==> flow/design.v <==
module timer_peripheral (
    input wire clk,
    input wire reset_n,
    input wire [15:0] addr,
    input wire [31:0] data_in,
    output reg [31:0] data_out,
    input wire write_enable,
    input wire read_enable,
    output reg interrupt,
    input wire interrupt_ack,
    output wire ready,
    output wire [7:0] timer_count
);
    reg [7:0] count_reg;
    reg [7:0] load_value;
    reg timer_enable;
    reg interrupt_enable;
    reg interrupt_flag;
    reg [15:0] prescaler;
    reg [15:0] prescaler_counter;
    localparam TIMER_COUNT_REG = 16'h0000;   
    localparam TIMER_LOAD_REG  = 16'h0004;   
    localparam TIMER_CTRL_REG  = 16'h0008;   
    localparam TIMER_CLEAR_REG = 16'h000C;   
    localparam TIMER_STATUS_REG = 16'h0010;  
    assign ready = 1'b1;
    assign timer_count = count_reg;
    always @(posedge clk or negedge reset_n) begin
        if (!reset_n) begin
            count_reg <= 8'h0F;            
            load_value <= 8'h0F;
            timer_enable <= 1'b1;          
            interrupt_enable <= 1'b1;      
            interrupt_flag <= 1'b0;
            prescaler <= 16'h00FF;         
            prescaler_counter <= 16'h0000;
            interrupt <= 1'b0;
            data_out <= 32'h00000000;
        end else begin
            if (timer_enable) begin
                if (prescaler_counter >= prescaler) begin
                    prescaler_counter <= 16'h0000;
                    if (count_reg == 8'h00) begin
                        interrupt_flag <= 1'b1;
                        if (interrupt_enable) begin
                            interrupt <= 1'b1;
                        end
                        count_reg <= load_value;  
                    end else begin
                        count_reg <= count_reg - 1'b1;
                    end
                end else begin
                    prescaler_counter <= prescaler_counter + 1'b1;
                end
            end
            if (interrupt_ack) begin
                interrupt <= 1'b0;
                interrupt_flag <= 1'b0;
            end
            if (read_enable) begin
                case (addr)
                    TIMER_COUNT_REG: begin
                        data_out <= {24'h000000, count_reg};
                    end
                    TIMER_LOAD_REG: begin
                        data_out <= {24'h000000, load_value};
                    end
                    TIMER_CTRL_REG: begin
                        data_out <= {30'h00000000, interrupt_enable, timer_enable};
                    end
                    TIMER_STATUS_REG: begin
                        data_out <= {31'h00000000, interrupt_flag};
                    end
                    default: begin
                        data_out <= 32'h00000000;
                    end
                endcase
            end else if (write_enable) begin
                case (addr)
                    TIMER_LOAD_REG: begin
                        load_value <= data_in[7:0];
                    end
                    TIMER_CTRL_REG: begin
                        timer_enable <= data_in[0];
                        interrupt_enable <= data_in[1];
                    end
                    TIMER_CLEAR_REG: begin
                        if (data_in[0]) begin
                            interrupt <= 1'b0;
                            interrupt_flag <= 1'b0;
                        end
                    end
                    default: begin
                    end
                endcase
                data_out <= 32'h00000000;
            end else begin
                data_out <= 32'h00000000;
            end
        end
    end
endmodule
module led_gpio_peripheral (
    input wire clk,
    input wire reset_n,
    input wire [15:0] addr,
    input wire [31:0] data_in,
    output reg [31:0] data_out,
    input wire write_enable,
    input wire read_enable,
    output reg [7:0] led_out,
    output wire ready
);
    reg [7:0] led_data_reg;
    reg [7:0] led_direction_reg;   
    reg [7:0] led_input_reg;       
    localparam LED_DATA_REG = 16'h0000;       
    localparam LED_DIR_REG  = 16'h0004;       
    localparam LED_INPUT_REG = 16'h0008;      
    assign ready = 1'b1;
    always @(posedge clk or negedge reset_n) begin
        if (!reset_n) begin
            led_data_reg <= 8'h00;
            led_direction_reg <= 8'hFF;     
            led_out <= 8'h00;
            data_out <= 32'h00000000;
            led_input_reg <= 8'h00;
        end else begin
            led_out <= led_data_reg & led_direction_reg;
            if (read_enable) begin
                case (addr)
                    LED_DATA_REG: begin
                        data_out <= {24'h000000, led_data_reg};
                    end
                    LED_DIR_REG: begin
                        data_out <= {24'h000000, led_direction_reg};
                    end
                    LED_INPUT_REG: begin
                        data_out <= {24'h000000, led_out};
                    end
                    default: begin
                        data_out <= 32'h00000000;
                    end
                endcase
            end else if (write_enable) begin
                case (addr)
                    LED_DATA_REG: begin
                        led_data_reg <= data_in[7:0];
                    end
                    LED_DIR_REG: begin
                        led_direction_reg <= data_in[7:0];
                    end
                    default: begin
                    end
                endcase
                data_out <= 32'h00000000;
            end else begin
                data_out <= 32'h00000000;
            end
        end
    end
endmodule
module memory_peripheral (
    input wire clk,
    input wire reset_n,
    input wire [15:0] addr,
    input wire [31:0] data_in,
    output reg [31:0] data_out,
    input wire write_enable,
    input wire read_enable,
    output wire ready
);
    reg [31:0] ram_memory [0:63];
    reg [5:0] ram_addr;
    integer i;   
    assign ready = 1'b1;
    always @(*) begin
        ram_addr = addr[7:2];   
    end
    always @(posedge clk or negedge reset_n) begin
        if (!reset_n) begin
            data_out <= 32'h00000000;
            for (i = 0; i < 64; i = i + 1) begin
                ram_memory[i] <= 32'h00000000;
            end
        end else begin
            if (write_enable) begin
                ram_memory[ram_addr] <= data_in;
                data_out <= 32'h00000000;   
            end else if (read_enable) begin
                data_out <= ram_memory[ram_addr];
            end else begin
                data_out <= 32'h00000000;
            end
        end
    end
    wire [31:0] mem_loc_0 = ram_memory[0];
    wire [31:0] mem_loc_1 = ram_memory[1];
    wire [31:0] mem_loc_2 = ram_memory[2];
    wire [31:0] mem_loc_3 = ram_memory[3];
endmodule
module soc_top (
    input wire clk,
    input wire reset_n,
    input wire [31:0] cpu_addr,
    input wire [31:0] cpu_data_out,
    input wire cpu_write_enable,
    input wire cpu_read_enable,
    input wire cpu_interrupt_ack,
    output wire [31:0] cpu_data_in,
    output wire [7:0] led_out,
    output wire timer_interrupt,
    output wire [7:0] timer_count,
    output wire [31:0] ram_data_out,
    output wire [7:0] ram_addr_debug
);
    wire timer_select;
    wire led_select;
    wire ram_select;
    wire [31:0] timer_data_out;
    wire timer_ready;
    wire [31:0] led_data_out;
    wire led_ready;
    wire [31:0] ram_data_out_int;
    wire ram_ready;
    assign timer_select = (cpu_addr[31:16] == 16'h4000);   
    assign led_select   = (cpu_addr[31:16] == 16'h4001);   
    assign ram_select   = (cpu_addr[31:16] == 16'h2000);   
    assign cpu_data_in = timer_select ? timer_data_out :
                        led_select   ? led_data_out :
                        ram_select   ? ram_data_out_int :
                        32'h00000000;
    timer_peripheral timer_inst (
        .clk(clk),
        .reset_n(reset_n),
        .addr(cpu_addr[15:0]),
        .data_in(cpu_data_out),
        .data_out(timer_data_out),
        .write_enable(cpu_write_enable & timer_select),
        .read_enable(cpu_read_enable & timer_select),
        .interrupt(timer_interrupt),
        .interrupt_ack(cpu_interrupt_ack),
        .ready(timer_ready),
        .timer_count(timer_count)
    );
    led_gpio_peripheral led_inst (
        .clk(clk),
        .reset_n(reset_n),
        .addr(cpu_addr[15:0]),
        .data_in(cpu_data_out),
        .data_out(led_data_out),
        .write_enable(cpu_write_enable & led_select),
        .read_enable(cpu_read_enable & led_select),
        .led_out(led_out),
        .ready(led_ready)
    );
    memory_peripheral ram_inst (
        .clk(clk),
        .reset_n(reset_n),
        .addr(cpu_addr[15:0]),
        .data_in(cpu_data_out),
        .data_out(ram_data_out_int),
        .write_enable(cpu_write_enable & ram_select),
        .read_enable(cpu_read_enable & ram_select),
        .ready(ram_ready)
    );
    assign ram_data_out = ram_data_out_int;
    assign ram_addr_debug = cpu_addr[7:0];
endmodule
# Reports on soc_top
# Tool output for the design above before and after an edit, in the order of the flow.
# Lines under "orig" count in the file above, lines under "edited" in the edited file.
# "delta": "edited" minus "orig" as printed here. "change_rel_pct": 100 x difference / "orig".
# Operators carry their Yosys type and port widths (W data, S select, Z words).
# Cell names lack the library's common part.
# The mark - stands for no value.
# setup
design	soc_top
clk_port	clk
library	sky130hd
lib_corner	tt_025C_1v80

# The edit
# The edit as a unified diff against the file above.
# The edit is scripted: it alters the design's behaviour and was not made to optimise anything.
# begin of diff
@@ -224,5 +224,5 @@
     wire [31:0] ram_data_out_int;
     wire ram_ready;
-    assign timer_select = (cpu_addr[31:16] == 16'h4000);   
+    assign timer_select = (cpu_addr[31:16] < 16'h4000);   
     assign led_select   = (cpu_addr[31:16] == 16'h4001);   
     assign ram_select   = (cpu_addr[31:16] == 16'h2000);   
# end of diff

# After elaboration
# Source: Yosys, flattened and elaborated. Widths are those after wreduce. Registers that Yosys merges into a memory's read port (data or address) are not register bits. Print and check cells do not count. Equal cells are merged and count once.
# bits
element	orig	edited	delta	change_rel_pct
out_inout_bits	89	89	0	0.00
wordCells	260	260	0	0.00
inputBits	69	69	0	0.00
reg_bits	2204	2204	0	0.00
# classes
element	orig	edited	delta	change_rel_pct
n_logic	9	9	0	0.00
eq_ne	70	69	-1	-1.43
cmp	1	2	1	100.00
n_addsub	2	2	0	0.00
mux	29	29	0	0.00
reduce_and_logical	72	72	0	0.00
# op_table
operator	orig	edited	delta	change_rel_pct
$eq A16 B15 Y1 const B	2	1	-1	-50.00
$lt A16 B15 Y1 const B	0	1	1	-
# Operator kinds equal on both sides are left out: 28.

# Logic depth
# Yosys ltp: most cells in a row. Word level: on the elaborated netlist, between registers, memories and ports. Mapped: between sequential cells and ports; inverters and the memories' decode and read muxes count.
# depth
element	orig	edited	delta	change_rel_pct
depth_word	9	9	0	0.00
ABC_AREA	0	0	-	-
mapped_depth	11	13	2	18.18
ltp_nobuf	7	7	0	0.00

# Netlist
# Source: synth_stat.txt of the flow (Yosys; design flattened, memories mapped). It holds for the ABC_AREA given above (unset counts as 0); a run with the other value may have another netlist.
# synth_totals
element	orig	edited	delta	change_rel_pct
yosys_area_um2	93603.5	94703.3	1099.8	1.17
flip_flops	2156	2156	0	0.00
sequential_area_um2	53974.3	53974.3	0.0	0.00
cells	6860	6999	139	2.03
buffers	700	727	27	3.86
# types
cell_type	orig	edited	delta	change_rel_pct
mux2_2	275	1944	1669	606.91
mux2_1	1800	136	-1664	-92.44
nand3_1	78	227	149	191.03
and3_1	136	260	124	91.18
a22oi_1	790	684	-106	-13.42
and2_1	82	14	-68	-82.93
mux2i_1	63	5	-58	-92.06
clkbuf_1	354	297	-57	-16.10
buf_4	16	64	48	300.00
a2bb2oi_1	47	2	-45	-95.74
buf_1	76	112	36	47.37
nor3_2	2	34	32	1600.00
buf_2	253	223	-30	-11.86
a2111oi_0	42	70	28	66.67
a22o_1	22	49	27	122.73
buf_6	1	25	24	2400.00
nor3_1	19	40	21	110.53
a221oi_1	9	30	21	233.33
# Cell types equal on both sides are left out: 10.
# Not every row of either side is listed.
# By module: a second synthesis without flattening, with its own total; a netlist apart from the flattened one above.
# hier_totals
element	orig	edited	delta	change_rel_pct
cells_unflattened	7106	7019	-87	-1.22
area_unflattened_um2	95711.8	95191.3	-520.5	-0.54
# Rows give one instance, submodules left out.
# modules_orig
module	mod_area_um2	mod_seq_area_um2	n_cells	n_inst
memory_peripheral	90815.8	52049.9	6595	1
timer_peripheral	2312.2	1113.6	231	1
led_gpio_peripheral	1561.5	810.8	133	1
soc_top	1022.2	0.0	147	1
# modules_edited
module	mod_area_um2	mod_seq_area_um2	n_cells	n_inst
memory_peripheral	90815.8	52049.9	6595	1
timer_peripheral	2312.2	1113.6	231	1
led_gpio_peripheral	1561.5	810.8	133	1
soc_top	501.7	0.0	60	1

# Timing after synthesis
# Path of least setup slack by OpenSTA after synthesis, without wires, with an ideal clock, recovery checks aside; 20% of the period is set as input and as output delay. Where synthesis merged equal registers, the netlist keeps one of their names.
# synth_timing
element	orig	edited	delta	change_rel_pct
path_kind	in2out	in2out	-	-
from	input cpu_addr[22]	input cpu_addr[21]	-	-
to	output cpu_data_in[2]	output cpu_data_in[0]	-	-
stages	6	5	-1	-16.67
path_buffers	1	1	0	0.00
t_first_pin_ps	2000	2000	0	0.00
arrival_time_ps	3355	3121	-234	-6.97
delay_ps	1355	1121	-234	-17.27
slack_ps	4645	4879	234	-
required_ps	8000	8000	0	0.00
output_delay_ps	2000	2000	0	0.00
input_delay_ps	2000	2000	0	0.00
clock_period_ps	10000	10000	0	0.00
period_less_setup_slack_ps	5355	5121	-234	-4.37
# "delay_ps" = arrival - input delay + setup time.
# A path that ends at an output port has no setup time.
# "stages" counts driving pins, that of a launching flip-flop among them; a cell with two outputs on the path counts twice.
# "period_less_setup_slack_ps" = period - worst setup slack (recovery checks aside). The figure is calculated, with input and output delays left at 20% of the set period.
# Between the ends stands the longest chain of elaborated cells between them, by number of cells; it is not shown to be the way that was timed. Of several equally long chains one is given.
# Each line given opens the expression or statement behind the cell; cells for indexed reads and writes are added by Yosys, which also makes memories of some case tables.
# synth_between_orig
path_cell_list	nor4_1 > nand4b_1 > nor4_4 > clkbuf_1 > a222oi_1 > inv_1
elab_chain_len	4
cone_cells	6
lines_between	6
classes_between	eq/ne: 3; mux: 3
# synth_lines_orig
element	line	text
start, declared	205	input wire [31:0] cpu_addr,
$eq A16 B14 Y1	228	assign ram_select   = (cpu_addr[31:16] == 16'h2000);
$mux W32	231	ram_select   ? ram_data_out_int :
$mux W32	230	led_select   ? led_data_out :
$mux W32	229	assign cpu_data_in = timer_select ? timer_data_out :
end, declared	210	output wire [31:0] cpu_data_in,
# synth_between_edited
path_cell_list	nor4_1 > nand3_1 > nor4_1 > clkbuf_1 > a22o_1
elab_chain_len	4
cone_cells	6
lines_between	6
classes_between	compare: 1; eq/ne: 2; mux: 3
# synth_lines_edited
element	line	text
start, declared	205	input wire [31:0] cpu_addr,
$eq A16 B14 Y1	228	assign ram_select   = (cpu_addr[31:16] == 16'h2000);
$mux W32	231	ram_select   ? ram_data_out_int :
$mux W32	230	led_select   ? led_data_out :
$mux W32	229	assign cpu_data_in = timer_select ? timer_data_out :
end, declared	210	output wire [31:0] cpu_data_in,

# Worst path after layout
# Path of least setup slack in the final report of each run of pair A (OpenROAD, finished layout, wires in). Where an end is a register, its clock arrival counts in the times.
# The path's times are printed in steps of 10 ps; the period is the one set.
# layout_timing
element	orig	edited	delta	change_rel_pct
path_kind	in2out	in2reg	-	-
from	input cpu_addr[17]	input cpu_addr[7]	-	-
to	output cpu_data_in[28]	register ram_inst.ram_memory[46][4]	-	-
arrival_time_ps	4570	6070	1500	32.82
input_delay_ps	1460	1460	0	0.00
path_buffers	3	3	0	0.00
t_first_pin_ps	1460	1460	0	0.00
required_ps	5850	8120	2270	38.80
output_delay_ps	1460	-	-	-
clock_period_ps	7310	7310	0	0.00
slack_ps	1280	2040	760	-
stages	7	7	0	0.00
setup_time_ps	-	120	-	-
# Between the ends stands the longest chain of elaborated cells between them, by number of cells; it is not shown to be the way that was timed. Of several equally long chains one is given.
# layout_between_orig
path_cell_list	clkdlybuf4s50_1 > nor4_1 > nand4b_1 > nor4_4 > buf_4 > and2_1 > clkdlybuf4s50_1
elab_chain_len	4
cone_cells	6
lines_between	6
classes_between	eq/ne: 3; mux: 3
# layout_lines_orig
element	line	text
start, declared	205	input wire [31:0] cpu_addr,
$eq A16 B14 Y1	228	assign ram_select   = (cpu_addr[31:16] == 16'h2000);
$mux W32	231	ram_select   ? ram_data_out_int :
$mux W32	230	led_select   ? led_data_out :
$mux W32	229	assign cpu_data_in = timer_select ? timer_data_out :
end, declared	210	output wire [31:0] cpu_data_in,
# layout_between_edited
path_cell_list	clkdlybuf4s50_1 > nand2b_1 > buf_4 > nor3_4 > buf_4 > nand2_4 > mux2_2
elab_chain_len	2
cone_cells	2
classes_between	eq/ne: 1; reduce/logical: 1
# layout_lines_edited
element	line	text
start, declared	205	input wire [31:0] cpu_addr,
$eq A6 B6 Y1	188	ram_memory[ram_addr] <= data_in;
$reduce_and A2 Y1	-
end, assigned	184	ram_memory[i] <= 32'h00000000;
end, assigned	188
end, declared	173	reg [31:0] ram_memory [0:63];

# Measured runs
# Runs of the flow (Yosys, OpenROAD) on both versions; the two runs of a pair have the same settings. The constraints put input and output delay at 20% of the set period each and load the outputs with 0.01 pF.
# settings_pair_A
CORE_UTILIZATION	35
PLACE_DENSITY	0.5
period_ns	7.31
CAP_MARGIN	20
CORE_MARGIN	2
SLEW_MARGIN	20
# results_pair_A
element	orig	edited	delta	change_rel_pct
setup_ws_ps	1275	2042	767	-
die_footprint_um2	271592.0	274759.0	3167.0	1.17
synthesis_area_um2	93603.5	94703.3	1099.8	1.17
achieved_clock_period_ps	6035	5268	-767	-12.71
totalPower_uw	24861	25081	220	0.88
post_route_stdcell_area_um2	108114.0	108772.0	658.0	0.61
# "achieved_clock_period_ps" = clock period - worst setup slack. The figure is calculated, with input and output delays left at 20% of the set period.
# "totalPower_uw" is the tool's figure for a default switching activity; nothing was simulated.
